==> flow/design.v <==
module pc(
  input wire rst,
  input wire clk,
  input wire[31:0] din,
  input wire data_hazard,
  input wire control_hazard,
  output reg[31:0] pc
);
always @(posedge clk or posedge rst) begin
  if(rst) begin
      pc<=0;
  end
  else if(control_hazard) pc<=din;
  else if(data_hazard) pc<=pc;
  else pc <= din;
end
endmodule
module npc(
  input wire[1:0] op,
  input wire br,
  input wire[31:0] offset,
  input wire[31:0] rs_imm,
  input wire[31:0] pc,
  output wire[31:0] pc4,
  output reg[31:0] npc
);
assign pc4 = pc+4;
always @(*) begin
  if(op == 2'b01) npc = rs_imm;
  else if(op == 2'b10 && br == 1) npc = pc+offset-8;
  else if(op == 2'b10 && br == 0) npc = pc+4;
  else if(op == 2'b11) npc = pc+offset-8;
  else npc = pc+4;
end
endmodule
module IF_ID(
  input wire clk,
  input wire rst,
  input wire[31:0] IF_inst,
  input wire[31:0] IF_pc4,
  input wire data_hazard,
  input wire control_hazard,   
  output reg[31:0] ID_inst,
  output reg[31:0] ID_pc4
);
always @(posedge clk or posedge rst) begin
  if(rst) ID_inst<=0;
  else if(control_hazard) ID_inst<=0;
  else if(data_hazard) ID_inst<=ID_inst;
  else ID_inst<=IF_inst;
end
always @(posedge clk or posedge rst) begin
  if(rst) ID_pc4<=0;
  else if(control_hazard) ID_pc4<=0;
  else if(data_hazard) ID_pc4<=ID_pc4;
  else ID_pc4<=IF_pc4;
end
endmodule
module control #(
    localparam OP_R    = 7'b0110011,
    localparam OP_I    = 7'b0010011,
    localparam OP_LOAD = 7'b0000011,
    localparam OP_S    = 7'b0100011,
    localparam OP_B    = 7'b1100011,
    localparam OP_LUI  = 7'b0110111,
    localparam OP_JAL  = 7'b1101111,
    localparam OP_JALR = 7'b1100111
)
(
  input wire[31:0] inst,
  output reg[1:0] npc_op,
  output reg rf_we,
  output reg[1:0] rf_wsel,
  output reg[2:0] sext_op,
  output reg alub_sel,
  output reg dram_we,
  output reg[3:0] alu_op,
  output reg[1:0] rf_re
);
wire[6:0] opcode = inst[6:0];
wire[2:0] funct3 = inst[14:12];
wire[6:0] funct7 = inst[31:25];
always @(*) begin
  case(opcode)
    OP_R, OP_I, OP_LOAD, OP_LUI, OP_S: npc_op = 2'b00;
    OP_JALR:                           npc_op = 2'b01;
    OP_B:                              npc_op = 2'b10;
    OP_JAL:                            npc_op = 2'b11;
    default:                           npc_op = 2'b00;
  endcase
end
always @(*) begin
  if(opcode == OP_B || opcode == OP_S) rf_we = 0;
  else rf_we  = 1;
end
always @(*) begin
  case(opcode)
    OP_R, OP_I: rf_wsel = 2'b00;
    OP_LOAD: rf_wsel = 2'b01;
    OP_JALR, OP_JAL: rf_wsel = 2'b10;
    OP_LUI: rf_wsel = 2'b11;
    default: rf_wsel = 2'b00;
  endcase
end
always @(*) begin
  case(opcode)
    OP_I:
      case(funct3)
        3'b001, 3'b101: sext_op = 3'b010; 
        default: sext_op = 3'b001;
      endcase
    OP_LOAD, OP_JALR: sext_op = 3'b001;
    OP_LUI: sext_op = 3'b101;
    OP_JAL: sext_op = 3'b110;
    OP_B: sext_op = 3'b100;
    OP_S: sext_op = 3'b011;
    OP_R: sext_op = 3'b000;
    default: sext_op = 3'b000;
  endcase
end
always @ (*) begin
    case (opcode)
        OP_I, OP_LOAD, OP_S, OP_JALR:
            alub_sel = 1;  
        default:
            alub_sel = 0;  
    endcase
end
always @(*) begin
  if(opcode == OP_S) dram_we = 1;
  else dram_we = 0;
end
always @ (*) begin
    case (opcode)
        OP_R: begin
            case (funct3)
                3'b000 : alu_op = funct7[5] ? 4'b0001 : 4'b0000;
                3'b111 : alu_op = 4'b0010;
                3'b110 : alu_op = 4'b0011 ;
                3'b100 : alu_op = 4'b0100;
                3'b001 : alu_op = 4'b0101;
                3'b101 : alu_op = funct7[5] ? 4'b0111 : 4'b0110;
                default: alu_op = 4'b0010;
            endcase
        end
        OP_I: begin
            case (funct3)
                3'b000 : alu_op = 4'b0000;
                3'b111 : alu_op = 4'b0010;
                3'b110 : alu_op = 4'b0011 ;
                3'b100 : alu_op = 4'b0100;
                3'b001 : alu_op = 4'b0101;
                3'b101 : alu_op = funct7[5] ? 4'b0111 : 4'b0110;
                default: alu_op = 4'b0010;
            endcase
        end
        OP_LOAD, OP_S, OP_JALR:
            alu_op = 4'b0000;
        OP_B:begin
            case(funct3)
              3'b000 : alu_op = 4'b1000;
              3'b001 : alu_op = 4'b1001;
              3'b100 : alu_op = 4'b1010;
              3'b101 : alu_op = 4'b1011;
              default: alu_op = 4'b1000;
            endcase
        end
        default:
            alu_op = 4'b0010;
    endcase
end
always @(*) begin
  case(opcode)
    OP_I, OP_LOAD, OP_JALR:
      rf_re = 2'b01;
    OP_LUI, OP_JAL:
      rf_re = 2'b00;
    default: 
      rf_re = 2'b11;
  endcase
end
endmodule
module sext(
  input wire[31:0] din,
  input wire[2:0] op,
  output reg[31:0] ext
);
wire sign=din[31];
always @(*) begin
  if(op == 3'b000) ext=0;
  else if(op == 3'b001) ext={{20{sign}},{din[31:20]}};
  else if(op == 3'b010) ext={{27{1'b0}},{din[24:20]}};
  else if(op == 3'b011) ext={{20{sign}},{din[31:25]},{din[11:7]}};
  else if(op == 3'b100) ext={{19{sign}},{din[31]},{din[7]},{din[30:25]},{din[11:8]},{1'b0}};
  else if(op == 3'b101) ext={{din[31:12]},{12{1'b0}}};
  else if(op == 3'b110) ext={{11{sign}},{din[31]},{din[19:12]},{din[20]},{din[30:21]},{1'b0}};
  else ext = 0;
end
endmodule
module RF(
  input wire clk,
  input wire[4:0] rR1,
  input wire[4:0] rR2,
  input wire[4:0] wR,
  input wire we,
  input wire[1:0] rf_wsel,
  input wire[31:0] pc4,  
  input wire[31:0] ext,  
  input wire[31:0] alu_c,  
  input wire[31:0] rd,   
  output wire[31:0] rD1,
  output wire[31:0] rD2,
  output reg[31:0] wD   
);
reg[31:0] rf[31:0];
assign rD1 = (rR1 == 5'b0)? 32'b0 : rf[rR1];
assign rD2 = (rR2 == 5'b0)? 32'b0 : rf[rR2];
always @(*) begin
  case(rf_wsel)
    2'b00 : wD = alu_c;
    2'b01 : wD = rd;
    2'b10 : wD = pc4;
    2'b11 : wD = ext;
    default: wD = pc4;
  endcase
end
always @(posedge clk) begin
    if(we && (wR != 5'b0)) rf[wR] <= wD;
end
endmodule
module ID_EX(
  input wire clk,
  input wire rst,
  input wire[1:0] ID_npc_op,
  input wire ID_ram_we,
  input wire[3:0] ID_alu_op,
  input wire ID_alub_sel,
  input wire ID_rf_we,
  input wire[1:0] ID_rf_wsel,
  input wire[4:0] ID_wR,
  input wire[31:0] ID_pc4,
  input wire[31:0] ID_rD1,
  input wire[31:0] ID_rD2,
  input wire[31:0] ID_ext,
  output reg[1:0] EX_npc_op,
  output reg EX_ram_we,
  output reg[3:0] EX_alu_op,
  output reg EX_alub_sel,
  output reg EX_rf_we,
  output reg[1:0] EX_rf_wsel,
  output reg[4:0] EX_wR,
  output reg[31:0] EX_pc4,
  output reg[31:0] EX_rD1,
  output reg[31:0] EX_rD2,
  output reg[31:0] EX_ext,
  input wire control_hazard, 
  input wire data_hazard
);
always @(posedge clk or posedge rst) begin
  if(rst) EX_npc_op<=0;
  else if(control_hazard | data_hazard) EX_npc_op<=0;
  else EX_npc_op <= ID_npc_op;
end
always @(posedge clk or posedge rst) begin
  if(rst) EX_ram_we<=0;
  else if(control_hazard | data_hazard) EX_ram_we<=0;
  else EX_ram_we <= ID_ram_we;
end
always @(posedge clk or posedge rst) begin
  if(rst) EX_alu_op<=0;
  else if(control_hazard | data_hazard) EX_alu_op<=0;
  else EX_alu_op <= ID_alu_op;
end
always @(posedge clk or posedge rst) begin
  if(rst) EX_alub_sel<=0;
  else if(control_hazard | data_hazard) EX_alub_sel<=0;
  else EX_alub_sel <= ID_alub_sel;
end
always @(posedge clk or posedge rst) begin
  if(rst) EX_rf_we<=0;
  else if(control_hazard | data_hazard) EX_rf_we<=0;
  else EX_rf_we <= ID_rf_we;
end
always @(posedge clk or posedge rst) begin
  if(rst) EX_rf_wsel<=0;
  else if(control_hazard | data_hazard) EX_rf_wsel<=0;
  else EX_rf_wsel <= ID_rf_wsel;
end
always @(posedge clk or posedge rst) begin
  if(rst) EX_wR<=0;
  else if(control_hazard | data_hazard) EX_wR<=0;
  else EX_wR <= ID_wR;
end
always @(posedge clk or posedge rst) begin
  if(rst) EX_pc4<=0;
  else if(control_hazard | data_hazard) EX_pc4<=0;
  else EX_pc4 <= ID_pc4;
end
always @(posedge clk or posedge rst) begin
  if(rst) EX_rD1<=0;
  else if(control_hazard | data_hazard) EX_rD1<=0;
  else EX_rD1 <= ID_rD1;
end
always @(posedge clk or posedge rst) begin
  if(rst) EX_rD2<=0;
  else if(control_hazard | data_hazard) EX_rD2<=0;
  else EX_rD2 <= ID_rD2;
end
always @(posedge clk or posedge rst) begin
  if(rst) EX_ext<=0;
  else if(control_hazard | data_hazard) EX_ext<=0;
  else EX_ext <= ID_ext;
end
endmodule
module alu(
  input wire[31:0] rs1,
  input wire[31:0] rs2,
  input wire[31:0] imm,
  input wire alub_sel,
  input wire[3:0] alu_op,
  output wire[31:0] alu_c,
  output wire alu_f
);
  wire[31:0] dataA = rs1;
  wire[31:0] dataB = alub_sel ? imm : rs2;
  reg[31:0] result;
    always @(*) begin
        case(alu_op)
            4'b0000 : result = dataA + dataB;
            4'b0001 : result = dataA - dataB;
            4'b0010 : result = dataA & dataB;
            4'b0011  : result = dataA | dataB;
            4'b0100 : result = dataA ^ dataB;
            4'b0101 : result = dataA << dataB[4:0];
            4'b0110 : result = dataA >> dataB[4:0];
            4'b0111 : result = ($signed(dataA)) >>> dataB[4:0];
            default : result = 0;
        endcase
    end
    assign alu_c = result;
    wire[31:0] sub = dataA - dataB;
    wire lt = (dataA[31] ^ dataB[31]) ? dataA[31] : sub[31];
    reg f;
    always @(*) begin
      if(alu_op == 4'b1000 && sub == 0) f = 1;
      else if(alu_op == 4'b1001 && sub != 0) f = 1;
      else if(alu_op == 4'b1010 && lt) f = 1;
      else if(alu_op == 4'b1011 && lt == 0) f = 1;
      else f = 0; 
    end
    assign alu_f = f;
endmodule
module EX_MEM(
  input wire clk,
  input wire rst,
  input wire EX_ram_we,
  input wire EX_rf_we,
  input wire[1:0] EX_rf_wsel,
  input wire[4:0] EX_wR,
  input wire[31:0] EX_pc4,
  input wire[31:0] EX_alu_c,
  input wire[31:0] EX_rD2,
  input wire[31:0] EX_ext,
  output reg MEM_ram_we,
  output reg MEM_rf_we,
  output reg[1:0] MEM_rf_wsel,
  output reg[4:0] MEM_wR,
  output reg[31:0] MEM_pc4,
  output reg[31:0] MEM_alu_c,
  output reg[31:0] MEM_rD2,
  output reg[31:0] MEM_ext
);
always @(posedge clk or posedge rst) begin
  if(rst) MEM_ram_we <= 0;
  else MEM_ram_we <= EX_ram_we;
end
always @(posedge clk or posedge rst) begin
  if(rst) MEM_rf_we <= 0;
  else MEM_rf_we <= EX_rf_we;
end
always @(posedge clk or posedge rst) begin
  if(rst) MEM_rf_wsel <= 0;
  else MEM_rf_wsel <= EX_rf_wsel;
end
always @(posedge clk or posedge rst) begin
  if(rst) MEM_wR <= 0;
  else MEM_wR <= EX_wR;
end
always @(posedge clk or posedge rst) begin
  if(rst) MEM_pc4 <= 0;
  else MEM_pc4 <= EX_pc4;
end
always @(posedge clk or posedge rst) begin
  if(rst) MEM_alu_c <= 0;
  else MEM_alu_c <= EX_alu_c;
end
always @(posedge clk or posedge rst) begin
  if(rst) MEM_rD2 <= 0;
  else MEM_rD2 <= EX_rD2;
end
always @(posedge clk or posedge rst) begin
  if(rst) MEM_ext <= 0;
  else MEM_ext <= EX_ext;
end
endmodule
module MEM_WB(
  input wire clk,
  input wire rst,
  input wire MEM_rf_we,
  input wire[1:0] MEM_rf_wsel,
  input wire[4:0] MEM_wR,
  input wire[31:0] MEM_pc4,
  input wire[31:0] MEM_alu_c,
  input wire[31:0] MEM_rd,
  input wire[31:0] MEM_ext,
  output reg WB_rf_we,
  output reg[1:0] WB_rf_wsel,
  output reg[4:0] WB_wR,
  output reg[31:0] WB_pc4,
  output reg[31:0] WB_alu_c,
  output reg[31:0] WB_rd,
  output reg[31:0] WB_ext
);
always @(posedge clk or posedge rst) begin
  if(rst) WB_rf_we <= 0;
  else WB_rf_we <= MEM_rf_we;
end
always @(posedge clk or posedge rst) begin
  if(rst) WB_rf_wsel <= 0;
  else WB_rf_wsel <= MEM_rf_wsel;
end
always @(posedge clk or posedge rst) begin
  if(rst) WB_wR <= 0;
  else WB_wR <= MEM_wR;
end
always @(posedge clk or posedge rst) begin
  if(rst) WB_pc4 <= 0;
  else WB_pc4 <= MEM_pc4;
end
always @(posedge clk or posedge rst) begin
  if(rst) WB_alu_c <= 0;
  else WB_alu_c <= MEM_alu_c;
end
always @(posedge clk or posedge rst) begin
  if(rst) WB_rd <= 0;
  else WB_rd <= MEM_rd;
end
always @(posedge clk or posedge rst) begin
  if(rst) WB_ext <= 0;
  else WB_ext <= MEM_ext;
end
endmodule
module data_hazard_detection(
  input wire[4:0] ID_rR1,
  input wire[4:0] ID_rR2,
  input wire[1:0] ID_rf_re,  
  input wire[31:0] ID_rD1,
  input wire[31:0] ID_rD2,
  input wire[4:0] EX_wR,
  input wire EX_rf_we,
  input wire[1:0] EX_rf_wsel,
  input wire[31:0] EX_pc4,
  input wire[31:0] EX_ext,
  input wire[31:0] EX_alu_c,
  input wire[4:0] MEM_wR,
  input wire MEM_rf_we,
  input wire[1:0] MEM_rf_wsel,
  input wire[31:0] MEM_pc4,
  input wire[31:0] MEM_ext,
  input wire[31:0] MEM_alu_c,
  input wire[31:0] MEM_rd,
  input wire[4:0] WB_wR,
  input wire WB_rf_we,
  input wire[1:0] WB_rf_wsel,
  input wire[31:0] WB_pc4,
  input wire[31:0] WB_ext,
  input wire[31:0] WB_alu_c,
  input wire[31:0] WB_rd,
  output reg[31:0] new_rD1,
  output reg[31:0] new_rD2,
  output wire data_hazard    
);
wire rR1_a = (ID_rR1 == EX_wR) & EX_rf_we &  ID_rf_re[0] & (ID_rR1 != 5'b0);
wire rR2_a = (ID_rR2 == EX_wR) & EX_rf_we &  ID_rf_re[1] & (ID_rR2 != 5'b0);
wire rR1_b = (ID_rR1 == MEM_wR) & MEM_rf_we &  ID_rf_re[0] & (ID_rR1 != 5'b0);
wire rR2_b = (ID_rR2 == MEM_wR) & MEM_rf_we &  ID_rf_re[1] & (ID_rR2 != 5'b0);
wire rR1_c = (ID_rR1 == WB_wR) & WB_rf_we &  ID_rf_re[0] & (ID_rR1 != 5'b0);
wire rR2_c = (ID_rR2 == WB_wR) & WB_rf_we &  ID_rf_re[1] & (ID_rR2 != 5'b0);
assign data_hazard = (rR1_a && EX_rf_wsel == 2'b01) || (rR2_a && EX_rf_wsel == 2'b01);
always @(*) begin
  if(rR1_a) begin
    case(EX_rf_wsel)
      2'b10: new_rD1=EX_pc4;
      2'b11: new_rD1=EX_ext;
      2'b00: new_rD1=EX_alu_c;
      default: new_rD1=EX_alu_c;
    endcase
  end
  else if(rR1_b) begin
    case(MEM_rf_wsel)
    2'b10: new_rD1=MEM_pc4;
    2'b11: new_rD1=MEM_ext;
    2'b00: new_rD1=MEM_alu_c;
    2'b01: new_rD1=MEM_rd;
    default: new_rD1=MEM_alu_c;
    endcase
  end
  else if(rR1_c) begin
    case(WB_rf_wsel)
    2'b10: new_rD1=WB_pc4;
    2'b11: new_rD1=WB_ext;
    2'b00: new_rD1=WB_alu_c;
    2'b01: new_rD1=WB_rd;
    default: new_rD1=WB_alu_c;
    endcase
  end
  else new_rD1=ID_rD1;
end
always @(*) begin
  if(rR2_a) begin
    case(EX_rf_wsel)
      2'b10: new_rD2=EX_pc4;
      2'b11: new_rD2=EX_ext;
      2'b00: new_rD2=EX_alu_c;
      default: new_rD2=EX_alu_c;
    endcase
  end
  else if(rR2_b) begin
    case(MEM_rf_wsel)
    2'b10: new_rD2=MEM_pc4;
    2'b11: new_rD2=MEM_ext;
    2'b00: new_rD2=MEM_alu_c;
    2'b01: new_rD2=MEM_rd;
    default: new_rD2=MEM_alu_c;
    endcase
  end
  else if(rR2_c) begin
    case(WB_rf_wsel)
    2'b10: new_rD2=WB_pc4;
    2'b11: new_rD2=WB_ext;
    2'b00: new_rD2=WB_alu_c;
    2'b01: new_rD2=WB_rd;
    default: new_rD2=WB_alu_c;
    endcase
  end
  else new_rD2=ID_rD2;
end
endmodule
module control_hazard_detection(
  input wire[1:0] EX_npc_op,
  input wire alu_f,
  output reg control_hazard
);
always @(*) begin
  if(EX_npc_op == 2'b01 || EX_npc_op == 2'b11) control_hazard = 1'b1;
  else if(EX_npc_op == 2'b10 && alu_f == 1) control_hazard = 1'b1;
  else control_hazard = 1'b0;
end
endmodule
`timescale 1ns / 1ps
module myCPU (
    input  wire         cpu_rst,
    input  wire         cpu_clk,
    output wire [13:0]  inst_addr,
    input  wire [31:0]  inst,
    output wire [31:0]  Bus_addr,
    input  wire [31:0]  Bus_rdata,
    output wire         Bus_wen,
    output wire [31:0]  Bus_wdata
);
wire[31:0] pc;
wire[31:0] npc;
wire[31:0] pc4;
wire[31:0] ID_inst;
wire[31:0] ID_pc4;
wire[1:0] npc_op;
wire rf_we;
wire[1:0] rf_wsel;
wire[2:0] sext_op;
wire alub_sel;
wire dram_we;
wire[3:0] alu_op;
wire[1:0] rf_re;
wire[31:0] ext;
wire[31:0] rD1;
wire[31:0] rD2;
wire[31:0] wD;
wire[1:0] EX_npc_op;
wire EX_ram_we;
wire[3:0] EX_alu_op;
wire EX_alub_sel;
wire EX_rf_we;
wire[1:0] EX_rf_wsel;
wire[4:0] EX_wR;
wire[31:0] EX_pc4;
wire[31:0] EX_rD1;
wire[31:0] EX_rD2;
wire[31:0] EX_ext;
wire[31:0] alu_c;
wire alu_f;
wire MEM_ram_we;
wire MEM_rf_we;
wire[1:0] MEM_rf_wsel;
wire[4:0] MEM_wR;
wire[31:0] MEM_pc4;
wire[31:0] MEM_alu_c;
wire[31:0] MEM_rD2;
wire[31:0] MEM_ext;
wire[31:0] rd;
wire WB_rf_we;
wire[1:0] WB_rf_wsel;
wire[4:0] WB_wR;
wire[31:0] WB_pc4;
wire[31:0] WB_alu_c;
wire[31:0] WB_rd;
wire[31:0] WB_ext;
wire[31:0] new_rD1;
wire[31:0] new_rD2;
wire data_hazard;
wire control_hazard;
pc PC(
  .rst(cpu_rst),
  .clk(cpu_clk),
  .din(npc),
  .data_hazard(data_hazard),
  .control_hazard(control_hazard),
  .pc(pc)
);
npc NPC(
  .op(EX_npc_op),
  .br(alu_f),
  .offset(EX_ext),
  .rs_imm(alu_c),
  .pc(pc),
  .pc4(pc4),
  .npc(npc)
);
assign inst_addr = pc[15:2];
IF_ID U_IF_ID(
  .clk(cpu_clk),
  .rst(cpu_rst),
  .IF_inst(inst),
  .IF_pc4(pc4),
  .data_hazard(data_hazard),
  .control_hazard(control_hazard),   
  .ID_inst(ID_inst),
  .ID_pc4(ID_pc4)
);
control CU(
  .inst(ID_inst),
  .npc_op(npc_op),
  .rf_we(rf_we),
  .rf_wsel(rf_wsel),
  .sext_op(sext_op),
  .alub_sel(alub_sel),
  .dram_we(dram_we),
  .alu_op(alu_op),
  .rf_re(rf_re)
);
sext SEXT(
  .din(ID_inst),
  .op(sext_op),
  .ext(ext)
);
RF U_RF(
  .clk(cpu_clk),
  .rR1(ID_inst[19:15]),
  .rR2(ID_inst[24:20]),
  .wR(WB_wR),
  .we(WB_rf_we),
  .rf_wsel(WB_rf_wsel),
  .pc4(WB_pc4),  
  .ext(WB_ext),  
  .alu_c(WB_alu_c),  
  .rd(WB_rd),   
  .rD1(rD1),
  .rD2(rD2),
  .wD(wD)  
);
ID_EX U_ID_EX(
  .clk(cpu_clk),
  .rst(cpu_rst),
  .ID_npc_op(npc_op),
  .ID_ram_we(dram_we),
  .ID_alu_op(alu_op),
  .ID_alub_sel(alub_sel),
  .ID_rf_we(rf_we),
  .ID_rf_wsel(rf_wsel),
  .ID_wR(ID_inst[11:7]),
  .ID_pc4(ID_pc4),
  .ID_rD1(new_rD1),
  .ID_rD2(new_rD2),
  .ID_ext(ext),
  .EX_npc_op(EX_npc_op),
  .EX_ram_we(EX_ram_we),
  .EX_alu_op(EX_alu_op),
  .EX_alub_sel(EX_alub_sel),
  .EX_rf_we(EX_rf_we),
  .EX_rf_wsel(EX_rf_wsel),
  .EX_wR(EX_wR),
  .EX_pc4(EX_pc4),
  .EX_rD1(EX_rD1),
  .EX_rD2(EX_rD2),
  .EX_ext(EX_ext),
  .control_hazard(control_hazard), 
  .data_hazard(data_hazard)
);
alu ALU(
  .rs1(EX_rD1),
  .rs2(EX_rD2),
  .imm(EX_ext),
  .alub_sel(EX_alub_sel),
  .alu_op(EX_alu_op),
  .alu_c(alu_c),
  .alu_f(alu_f)
);
EX_MEM U_EX_MEM(
  .clk(cpu_clk),
  .rst(cpu_rst),
  .EX_ram_we(EX_ram_we),
  .EX_rf_we(EX_rf_we),
  .EX_rf_wsel(EX_rf_wsel),
  .EX_wR(EX_wR),
  .EX_pc4(EX_pc4),
  .EX_alu_c(alu_c),
  .EX_rD2(EX_rD2),
  .EX_ext(EX_ext),
  .MEM_ram_we(MEM_ram_we),
  .MEM_rf_we(MEM_rf_we),
  .MEM_rf_wsel(MEM_rf_wsel),
  .MEM_wR(MEM_wR),
  .MEM_pc4(MEM_pc4),
  .MEM_alu_c(MEM_alu_c),
  .MEM_rD2(MEM_rD2),
  .MEM_ext(MEM_ext)
);
assign Bus_addr = MEM_alu_c;   
assign rd = Bus_rdata;     
assign Bus_wen = MEM_ram_we;  
assign Bus_wdata = MEM_rD2;    
MEM_WB U_MEM_WB(
  .clk(cpu_clk),
  .rst(cpu_rst),
  .MEM_rf_we(MEM_rf_we),
  .MEM_rf_wsel(MEM_rf_wsel),
  .MEM_wR(MEM_wR),
  .MEM_pc4(MEM_pc4),
  .MEM_alu_c(MEM_alu_c),
  .MEM_rd(rd),
  .MEM_ext(MEM_ext),
  .WB_rf_we(WB_rf_we),
  .WB_rf_wsel(WB_rf_wsel),
  .WB_wR(WB_wR),
  .WB_pc4(WB_pc4),
  .WB_alu_c(WB_alu_c),
  .WB_rd(WB_rd),
  .WB_ext(WB_ext)
);
data_hazard_detection U_datahazard_detection(
  .ID_rR1(ID_inst[19:15]),
  .ID_rR2(ID_inst[24:20]),
  .ID_rf_re(rf_re),  
  .ID_rD1(rD1),
  .ID_rD2(rD2),
  .EX_wR(EX_wR),
  .EX_rf_we(EX_rf_we),
  .EX_rf_wsel(EX_rf_wsel),
  .EX_pc4(EX_pc4),
  .EX_ext(EX_ext),
  .EX_alu_c(alu_c),
  .MEM_wR(MEM_wR),
  .MEM_rf_we(MEM_rf_we),
  .MEM_rf_wsel(MEM_rf_wsel),
  .MEM_pc4(MEM_pc4),
  .MEM_ext(MEM_ext),
  .MEM_alu_c(MEM_alu_c),
  .MEM_rd(rd),
  .WB_wR(WB_wR),
  .WB_rf_we(WB_rf_we),
  .WB_rf_wsel(WB_rf_wsel),
  .WB_pc4(WB_pc4),
  .WB_ext(WB_ext),
  .WB_alu_c(WB_alu_c),
  .WB_rd(WB_rd),
  .new_rD1(new_rD1),
  .new_rD2(new_rD2),
  .data_hazard(data_hazard)
);
control_hazard_detection U_control_hazard_detection(
  .EX_npc_op(EX_npc_op),
  .alu_f(alu_f),
  .control_hazard(control_hazard)
);
endmodule
Tool chain data of myCPU. Each step is given for the RTL above and for the edited RTL. "before" refers to lines of the RTL above, "after" to lines of the edited file. "change": "after" minus "before" as printed here. "relative change": 100 x difference / "before". Library cell names are shortened. Not given: n/a

Design top: myCPU. Clock input: cpu_clk. Library: sky130hd. Corner: tt_025C_1v80.

Edit of the RTL. Unified diff, file above to edited file. The edit is scripted: it alters the design's behaviour and was not made to optimise anything.

```diff
@@ -328,5 +328,5 @@
         case(alu_op)
             4'b0000 : result = dataA + dataB;
-            4'b0001 : result = dataA - dataB;
+            4'b0001 : result = dataA ^ dataB;
             4'b0010 : result = dataA & dataB;
             4'b0011  : result = dataA | dataB;
```

Word level. Source: Yosys, flattened and elaborated, memories not mapped. Widths are those after wreduce. Registers that Yosys merges into a memory's read port (data or address) are not register bits. Print and check cells do not count. Memory sizes are those after Yosys's memory passes, which may raise the word count (mostly to a power of two), join words into wider ones and drop unused or constant bits.

Bit counts: flip-flop bits (word level) (before 513, after 513, change 0, relative change 0.00%); RAM bits (before 1024, after 1024, change 0, relative change 0.00%); memories (before 1, after 1, change 0, relative change 0.00%); output and inout bits (before 79, after 79, change 0, relative change 0.00%); elaborated cells (before 207, after 208, change +1, relative change +0.48%).

Operators by class: add/subtract/negate cells (before 5, after 5, change 0, relative change 0.00%); equal/unequal tests (before 48, after 48, change 0, relative change 0.00%); shift operators (before 3, after 3, change 0, relative change 0.00%); muxes and demuxes (before 65, after 65, change 0, relative change 0.00%); bitwise operators (before 25, after 25, change 0, relative change 0.00%); reduce/logical cells (before 31, after 32, change +1, relative change +3.23%).

Memory list: shape (words x width / read and write ports) (before U_RF.rf 32 x 32 bit 2R1W, after U_RF.rf 32 x 32 bit 2R1W).

Operators with widths: 2-bit OR reduction (before 4, after 5, change +1, relative change +25.00%); 32-bit parallel mux with 8-bit select (before 1, after 0, change -1, relative change -100.00%); 32-bit parallel mux with 7-bit select (before 0, after 1, change +1).

Unchanged operator kinds not shown: 52.

Logic depth. Depth = most cells in a row (Yosys ltp): at word level without a register or memory, in the mapped netlist without a sequential cell, where the memories' decode and read muxes count.

Logic depth: depth in word-level cells (before 16, after 16, change 0, relative change 0.00%); ABC_AREA (before 0, after 0); mapped depth (before 32, after 32, change 0, relative change 0.00%); gate-level depth less buffers (before 27, after 27, change 0, relative change 0.00%).

After synthesis. Yosys stat after the flow's synthesis: flattened, memories mapped to cells. It holds for the ABC_AREA given above (unset counts as 0); a run with the other value may have another netlist.

Cell types: a21oi_1 (before 299, after 246, change -53, relative change -17.73%); clkbuf_1 (before 313, after 261, change -52, relative change -16.61%); nor2_1 (before 394, after 359, change -35, relative change -8.88%); buf_2 (before 4, after 36, change +32, relative change +800.00%); o21ai_0 (before 192, after 163, change -29, relative change -15.10%); ha_1 (before 159, after 188, change +29, relative change +18.24%); a31oi_1 (before 18, after 44, change +26, relative change +144.44%); a22oi_1 (before 45, after 69, change +24, relative change +53.33%); mux2i_1 (before 206, after 185, change -21, relative change -10.19%); a21o_1 (before 55, after 34, change -21, relative change -38.18%); nand3_1 (before 70, after 50, change -20, relative change -28.57%); a211oi_1 (before 94, after 112, change +18, relative change +19.15%); nand2_1 (before 341, after 326, change -15, relative change -4.40%); o221ai_1 (before 21, after 8, change -13, relative change -61.90%); o311ai_0 (before 1, after 14, change +13, relative change +1300.00%); o211ai_1 (before 42, after 54, change +12, relative change +28.57%); xnor2_1 (before 76, after 65, change -11, relative change -14.47%); o21a_1 (before 30, after 39, change +9, relative change +30.00%).

Unchanged cell types not shown: 13. Not every row of either side is listed.

Mapped netlist: standard cells after synthesis (before 5579, after 5483, change -96, relative change -1.72%); mapped area (µm²) (before 79835.3, after 79927.9, change +92.6, relative change +0.12%); sequential part of the area (µm²) (before 43813.3, after 43813.3, change 0.0, relative change 0.00%); flip-flops (before 1546, after 1546, change 0, relative change 0.00%).

The figures by module come from a second, unflattened synthesis with its own total; it is not the netlist above.

Second synthesis, totals: cell total of the unflattened synthesis (before 5962, after 5940, change -22, relative change -0.37%); area (unflattened synthesis) (µm²) (before 83567.6, after 83264.9, change -302.7, relative change -0.36%).

Rows give one instance, submodules left out.

By module, before: RF (times used 1, cells 2441, area 48484.0 µm²); alu (times used 1, cells 1445, area 9381.5 µm²); ID_EX (times used 1, cells 321, area 5242.5 µm²); data_hazard_detection (times used 1, cells 499, area 4933.5 µm²); npc (times used 1, cells 558, area 3631.0 µm²); EX_MEM (times used 1, cells 138, area 3432.0 µm²); MEM_WB (times used 1, cells 137, area 3407.0 µm²); IF_ID (times used 1, cells 207, area 2621.3 µm²); pc (times used 1, cells 70, area 1362.6 µm²); sext (times used 1, cells 82, area 675.6 µm²); control (times used 1, cells 63, area 389.1 µm²); control_hazard_detection (times used 1, cells 1, area 7.5 µm²); myCPU (times used 1, cells 0, area 0.0 µm²).

By module, after: RF (times used 1, cells 2441, area 48484.0 µm²); alu (times used 1, cells 1423, area 9078.7 µm²); ID_EX (times used 1, cells 321, area 5242.5 µm²); data_hazard_detection (times used 1, cells 499, area 4933.5 µm²); npc (times used 1, cells 558, area 3631.0 µm²); EX_MEM (times used 1, cells 138, area 3432.0 µm²); MEM_WB (times used 1, cells 137, area 3407.0 µm²); IF_ID (times used 1, cells 207, area 2621.3 µm²); pc (times used 1, cells 70, area 1362.6 µm²); sext (times used 1, cells 82, area 675.6 µm²); control (times used 1, cells 63, area 389.1 µm²); control_hazard_detection (times used 1, cells 1, area 7.5 µm²); myCPU (times used 1, cells 0, area 0.0 µm²).

Path before layout. Source: OpenSTA report_checks on the synthesized netlist (no wires, ideal clock, input and output delay 20% of the period each), path of least setup slack; recovery checks are left aside. Register names are those of the netlist, which keeps one name where synthesis merged equal registers.

Timing after synthesis: path kind (before register -> register, after register -> register); start (before reg U_ID_EX.EX_alub_sel, after reg U_ID_EX.EX_alub_sel); end (before reg U_ID_EX.EX_ext[19], after reg U_ID_EX.EX_rD2[26]); period (ns) (before 8.5, after 8.5, change 0.0, relative change 0.00%); setup time (ns) (before 0.073, after 0.083, change +0.010); time at the first pin (ns) (before 0.000, after 0.000, change 0.000); arrival time (ns) (before 7.696, after 6.998, change -0.698, relative change -9.07%); required time (ns) (before 8.427, after 8.417, change -0.010, relative change -0.12%); setup slack (ns) (before 0.731, after 1.420, change +0.689); path delay (ns) (before 7.769, after 7.081, change -0.688, relative change -8.86%); stages (before 32, after 31, change -1, relative change -3.12%); buffers on the path (before 5, after 5, change 0, relative change 0.00%); period reached after synthesis (ns) (before 7.769, after 7.08, change -0.689, relative change -8.87%).

"path delay" = arrival - input delay + setup time. "stages": output pins that drive a net of the path, with the launching flip-flop's if there is one; two outputs of one cell count as two. "period reached after synthesis" = period - worst setup slack (recovery checks aside). The figure is calculated, with input and output delays left at 20% of the set period. The rows between start and end are the longest chain of elaborated cells between them; the timing report does not say that the signal goes this way. Where chains are equally long, one stands for them. Each line given opens the expression or statement behind the cell; cells for indexed reads and writes are added by Yosys, which also makes memories of some case tables. A register here has more assigning lines than the two given.

On the way, after synthesis, before:
Cell sequence: dfrtp_1 > clkbuf_1 > mux2i_1 > clkbuf_1 > clkbuf_1 > buf_1 > ha_1 > or2_0 > a221oi_2 > o211a_1 > nor4_2 > o21ai_1 > a22oi_1 > nor2_1 > nor2_1 > nor2_1 > nor2_1 > fa_1 > inv_1 > nor4_1 > o31ai_1 > nor3_1 > nand4_1 > nor4b_1 > nand4b_1 > or4_1 > or3_1 > a311o_1 > a2111o_1 > o21bai_4 > buf_6 > a21oi_2. The figure for length of the longest elaborated chain is 14. The entry for elaborated cells on any way between the ends reads 20. Those cells by class: add/sub (1); mux (9); logic (3); reduce/logical (7).

RTL lines, path after synthesis, before: from (decl) (RTL line 248) `output reg EX_alub_sel,`; from (assign) (RTL line 275) `if(rst) EX_alub_sel<=0;`; from (assign) (RTL line 277) `else EX_alub_sel <= ID_alub_sel;`; 32-bit two-way mux (RTL line 325) `wire[31:0] dataB = alub_sel ? imm : rs2;`; 32-bit subtractor (RTL line 341) `wire[31:0] sub = dataA - dataB;`; 1-bit two-way mux (RTL line 342) `wire lt = (dataA[31] ^ dataB[31]) ? dataA[31] : sub[31];`; 1-bit NOT (RTL line 348) `else if(alu_op == 4'b1011 && lt == 0) f = 1;`; 1-bit logical AND (RTL line 348); 1-bit two-way mux (RTL line 348); 1-bit two-way mux (RTL line 347) `else if(alu_op == 4'b1010 && lt) f = 1;`; 1-bit two-way mux (RTL line 346) `else if(alu_op == 4'b1001 && sub != 0) f = 1;`; 1-bit two-way mux (RTL line 345) `if(alu_op == 4'b1000 && sub == 0) f = 1;`; 1-bit logical AND (RTL line 556) `else if(EX_npc_op == 2'b10 && alu_f == 1) control_hazard = 1'b1;`; 1-bit two-way mux (RTL line 556); 1-bit two-way mux (RTL line 555) `if(EX_npc_op == 2'b01 || EX_npc_op == 2'b11) control_hazard = 1'b1;`; 1-bit bitwise OR (RTL line 311) `else if(control_hazard | data_hazard) EX_ext<=0;`; 32-bit two-way mux (RTL line 311); to (assign) (RTL line 311); to (assign) (RTL line 312) `else EX_ext <= ID_ext;`; to (decl) (RTL line 255) `output reg[31:0] EX_ext,`.

On the way, after synthesis, after:
Cell sequence: dfrtp_1 > buf_2 > buf_1 > mux2i_1 > clkbuf_1 > clkbuf_1 > ha_1 > nor4_1 > o21ai_1 > a211oi_2 > o22a_1 > a21o_1 > a21oi_1 > nor2_1 > nor2_1 > nor2_1 > nor2_1 > fa_1 > nand2_1 > nor3_1 > nand4_1 > a2111oi_0 > nand3b_1 > nor4_1 > nand4_1 > nor4_4 > mux2_2 > a211oi_2 > clkbuf_1 > o211ai_1 > o22ai_1. The figure for length of the longest elaborated chain is 14. The entry for elaborated cells on any way between the ends reads 30. Those cells by class: add/sub (2); shift (3); mux (12); logic (6); reduce/logical (7).

RTL lines, path after synthesis, after: from (decl) (RTL line 248) `output reg EX_alub_sel,`; from (assign) (RTL line 275) `if(rst) EX_alub_sel<=0;`; from (assign) (RTL line 277) `else EX_alub_sel <= ID_alub_sel;`; 32-bit two-way mux (RTL line 325) `wire[31:0] dataB = alub_sel ? imm : rs2;`; 32-bit subtractor (RTL line 341) `wire[31:0] sub = dataA - dataB;`; 1-bit two-way mux (RTL line 342) `wire lt = (dataA[31] ^ dataB[31]) ? dataA[31] : sub[31];`; 1-bit NOT (RTL line 348) `else if(alu_op == 4'b1011 && lt == 0) f = 1;`; 1-bit logical AND (RTL line 348); 1-bit two-way mux (RTL line 348); 1-bit two-way mux (RTL line 347) `else if(alu_op == 4'b1010 && lt) f = 1;`; 1-bit two-way mux (RTL line 346) `else if(alu_op == 4'b1001 && sub != 0) f = 1;`; 1-bit two-way mux (RTL line 345) `if(alu_op == 4'b1000 && sub == 0) f = 1;`; 1-bit logical AND (RTL line 556) `else if(EX_npc_op == 2'b10 && alu_f == 1) control_hazard = 1'b1;`; 1-bit two-way mux (RTL line 556); 1-bit two-way mux (RTL line 555) `if(EX_npc_op == 2'b01 || EX_npc_op == 2'b11) control_hazard = 1'b1;`; 1-bit bitwise OR (RTL line 306) `else if(control_hazard | data_hazard) EX_rD2<=0;`; 32-bit two-way mux (RTL line 306); to (assign) (RTL line 306); to (assign) (RTL line 307) `else EX_rD2 <= ID_rD2;`; to (decl) (RTL line 254) `output reg[31:0] EX_rD2,`.

Worst path after layout. From the final timing report of each run of pair 1: the path of least setup slack in the routed layout; clock arrival at registers is part of the times.

Timing post-layout: path kind (before register -> register, after register -> register); start (before reg U_ID_EX.EX_alub_sel, after reg U_ID_EX.EX_alub_sel); end (before reg U_ID_EX.EX_ext[13], after reg U_ID_EX.EX_ext[20]); period (ns) (before 8.5, after 8.5, change 0.0, relative change 0.00%); setup time (ns) (before 0.08, after 0.08, change 0.00); time at the first pin (ns) (before 0.84, after 0.83, change -0.01, relative change -1.19%); arrival time (ns) (before 8.86, after 8.71, change -0.15, relative change -1.69%); required time (ns) (before 9.25, after 9.24, change -0.01, relative change -0.11%); setup slack (ns) (before 0.39, after 0.52, change +0.13); stages (before 27, after 28, change +1, relative change +3.70%); buffers on the path (before 0, after 2, change +2).

The rows between start and end are the longest chain of elaborated cells between them; the timing report does not say that the signal goes this way. Where chains are equally long, one stands for them. A register here has more assigning lines than the two given.

On the way, post-layout, before:
Cell sequence: dfrtp_2 > mux2i_1 > ha_1 > or4_1 > nor3_1 > o211a_1 > nor4_2 > o21ai_1 > a22oi_1 > nor2_1 > nor2_1 > nor2_1 > nor2_1 > fa_1 > inv_1 > nor4_1 > o31ai_1 > nor3_1 > nand4_1 > nor4b_1 > nand4b_1 > or4_1 > or3_1 > a311o_2 > a2111o_1 > o21bai_4 > a21oi_1. The figure for length of the longest elaborated chain is 14. The entry for elaborated cells on any way between the ends reads 20. Those cells by class: add/sub (1); mux (9); logic (3); reduce/logical (7).

RTL lines, path post-layout, before: from (decl) (RTL line 248) `output reg EX_alub_sel,`; from (assign) (RTL line 275) `if(rst) EX_alub_sel<=0;`; from (assign) (RTL line 277) `else EX_alub_sel <= ID_alub_sel;`; 32-bit two-way mux (RTL line 325) `wire[31:0] dataB = alub_sel ? imm : rs2;`; 32-bit subtractor (RTL line 341) `wire[31:0] sub = dataA - dataB;`; 1-bit two-way mux (RTL line 342) `wire lt = (dataA[31] ^ dataB[31]) ? dataA[31] : sub[31];`; 1-bit NOT (RTL line 348) `else if(alu_op == 4'b1011 && lt == 0) f = 1;`; 1-bit logical AND (RTL line 348); 1-bit two-way mux (RTL line 348); 1-bit two-way mux (RTL line 347) `else if(alu_op == 4'b1010 && lt) f = 1;`; 1-bit two-way mux (RTL line 346) `else if(alu_op == 4'b1001 && sub != 0) f = 1;`; 1-bit two-way mux (RTL line 345) `if(alu_op == 4'b1000 && sub == 0) f = 1;`; 1-bit logical AND (RTL line 556) `else if(EX_npc_op == 2'b10 && alu_f == 1) control_hazard = 1'b1;`; 1-bit two-way mux (RTL line 556); 1-bit two-way mux (RTL line 555) `if(EX_npc_op == 2'b01 || EX_npc_op == 2'b11) control_hazard = 1'b1;`; 1-bit bitwise OR (RTL line 311) `else if(control_hazard | data_hazard) EX_ext<=0;`; 32-bit two-way mux (RTL line 311); to (assign) (RTL line 311); to (assign) (RTL line 312) `else EX_ext <= ID_ext;`; to (decl) (RTL line 255) `output reg[31:0] EX_ext,`.

On the way, post-layout, after:
Cell sequence: dfrtp_2 > mux2i_1 > ha_1 > nor4_2 > o21ai_1 > a211oi_2 > buf_4 > o22a_1 > a21o_1 > a21oi_1 > nor2_1 > nor2_1 > nor2_1 > nor2_1 > fa_1 > nand2_1 > nor3_1 > nand4_1 > a2111oi_0 > nand3b_1 > nor4_1 > nand4_1 > nor4_4 > mux2i_2 > o211ai_1 > buf_4 > a21oi_1 > a21boi_0. The figure for length of the longest elaborated chain is 14. The entry for elaborated cells on any way between the ends reads 20. Those cells by class: add/sub (1); mux (9); logic (3); reduce/logical (7).

RTL lines, path post-layout, after: from (decl) (RTL line 248) `output reg EX_alub_sel,`; from (assign) (RTL line 275) `if(rst) EX_alub_sel<=0;`; from (assign) (RTL line 277) `else EX_alub_sel <= ID_alub_sel;`; 32-bit two-way mux (RTL line 325) `wire[31:0] dataB = alub_sel ? imm : rs2;`; 32-bit subtractor (RTL line 341) `wire[31:0] sub = dataA - dataB;`; 1-bit two-way mux (RTL line 342) `wire lt = (dataA[31] ^ dataB[31]) ? dataA[31] : sub[31];`; 1-bit NOT (RTL line 348) `else if(alu_op == 4'b1011 && lt == 0) f = 1;`; 1-bit logical AND (RTL line 348); 1-bit two-way mux (RTL line 348); 1-bit two-way mux (RTL line 347) `else if(alu_op == 4'b1010 && lt) f = 1;`; 1-bit two-way mux (RTL line 346) `else if(alu_op == 4'b1001 && sub != 0) f = 1;`; 1-bit two-way mux (RTL line 345) `if(alu_op == 4'b1000 && sub == 0) f = 1;`; 1-bit logical AND (RTL line 556) `else if(EX_npc_op == 2'b10 && alu_f == 1) control_hazard = 1'b1;`; 1-bit two-way mux (RTL line 556); 1-bit two-way mux (RTL line 555) `if(EX_npc_op == 2'b01 || EX_npc_op == 2'b11) control_hazard = 1'b1;`; 1-bit bitwise OR (RTL line 311) `else if(control_hazard | data_hazard) EX_ext<=0;`; 32-bit two-way mux (RTL line 311); to (assign) (RTL line 311); to (assign) (RTL line 312) `else EX_ext <= ID_ext;`; to (decl) (RTL line 255) `output reg[31:0] EX_ext,`.

Layout results. Both versions went through the flow (Yosys, OpenROAD) with the same settings in each pair. Constraints: input delay and output delay 20% of the set period each, output load 0.01 pF.

Flow settings, pair 1:
period_ns: 8.5. The entry for CAP_MARGIN reads 20. The figure for CORE_MARGIN is 2. The entry for CORE_UTILIZATION reads 40. The figure for SLEW_MARGIN is 20.

Results, pair 1: synthesis area (µm²) (before 79835.3, after 79927.9, change +92.6, relative change +0.12%); overall die area (µm²) (before 203180.0, after 203410.0, change +230.0, relative change +0.11%); area of the standard cells in the finished layout (µm²) (before 90614.4, after 90296.6, change -317.8, relative change -0.35%); utilization (%) (before 45.8, after 45.3, change -0.5); setup slack of the critical path (ns) (before 0.387, after 0.521, change +0.134); worst hold slack in the final report (ns) (before 0.358, after 0.365, change +0.007); power consumption (W) (before 0.025689, after 0.025491, change -0.000198, relative change -0.77%); achieved period (ns) (before 8.113, after 7.979, change -0.134, relative change -1.65%).

Flow settings, pair 2:
The entry for CAP_MARGIN reads 20. The entry for CELL_PAD_IN_SITES_DETAIL_PLACEMENT reads 2. For CELL_PAD_IN_SITES_GLOBAL_PLACEMENT the number is 3. The figure for CORE_MARGIN is 7. The entry for CORE_UTILIZATION reads 42. The entry for GPL_ROUTABILITY_DRIVEN reads 1. The entry for PLACE_DENSITY_LB_ADDON reads 0.23. The figure for SLEW_MARGIN is 5. period_ns: 6.75.

Results, pair 2: synthesis area (µm²) (before 79835.3, after 79927.9, change +92.6, relative change +0.12%); overall die area (µm²) (before 202487.0, after 202716.0, change +229.0, relative change +0.11%); area of the standard cells in the finished layout (µm²) (before 94556.9, after 92906.6, change -1650.3, relative change -1.75%); utilization (%) (before 50.2, after 49.3, change -0.9); setup slack of the critical path (ns) (before -0.274, after 0.158, change +0.432); worst hold slack in the final report (ns) (before 0.347, after 0.336, change -0.011); power consumption (W) (before 0.03435, after 0.034121, change -0.000229, relative change -0.67%); achieved period (ns) (before 7.024, after 6.592, change -0.432, relative change -6.15%).

By "achieved period" is meant the clock period of the run minus its worst setup slack. This is arithmetic on one report: input and output delays are still those of the set period (20% each). By "power consumption" is meant OpenSTA's value without simulated activity: inputs other than the clock are taken to toggle once in ten clock periods, and the tool carries that through the logic.
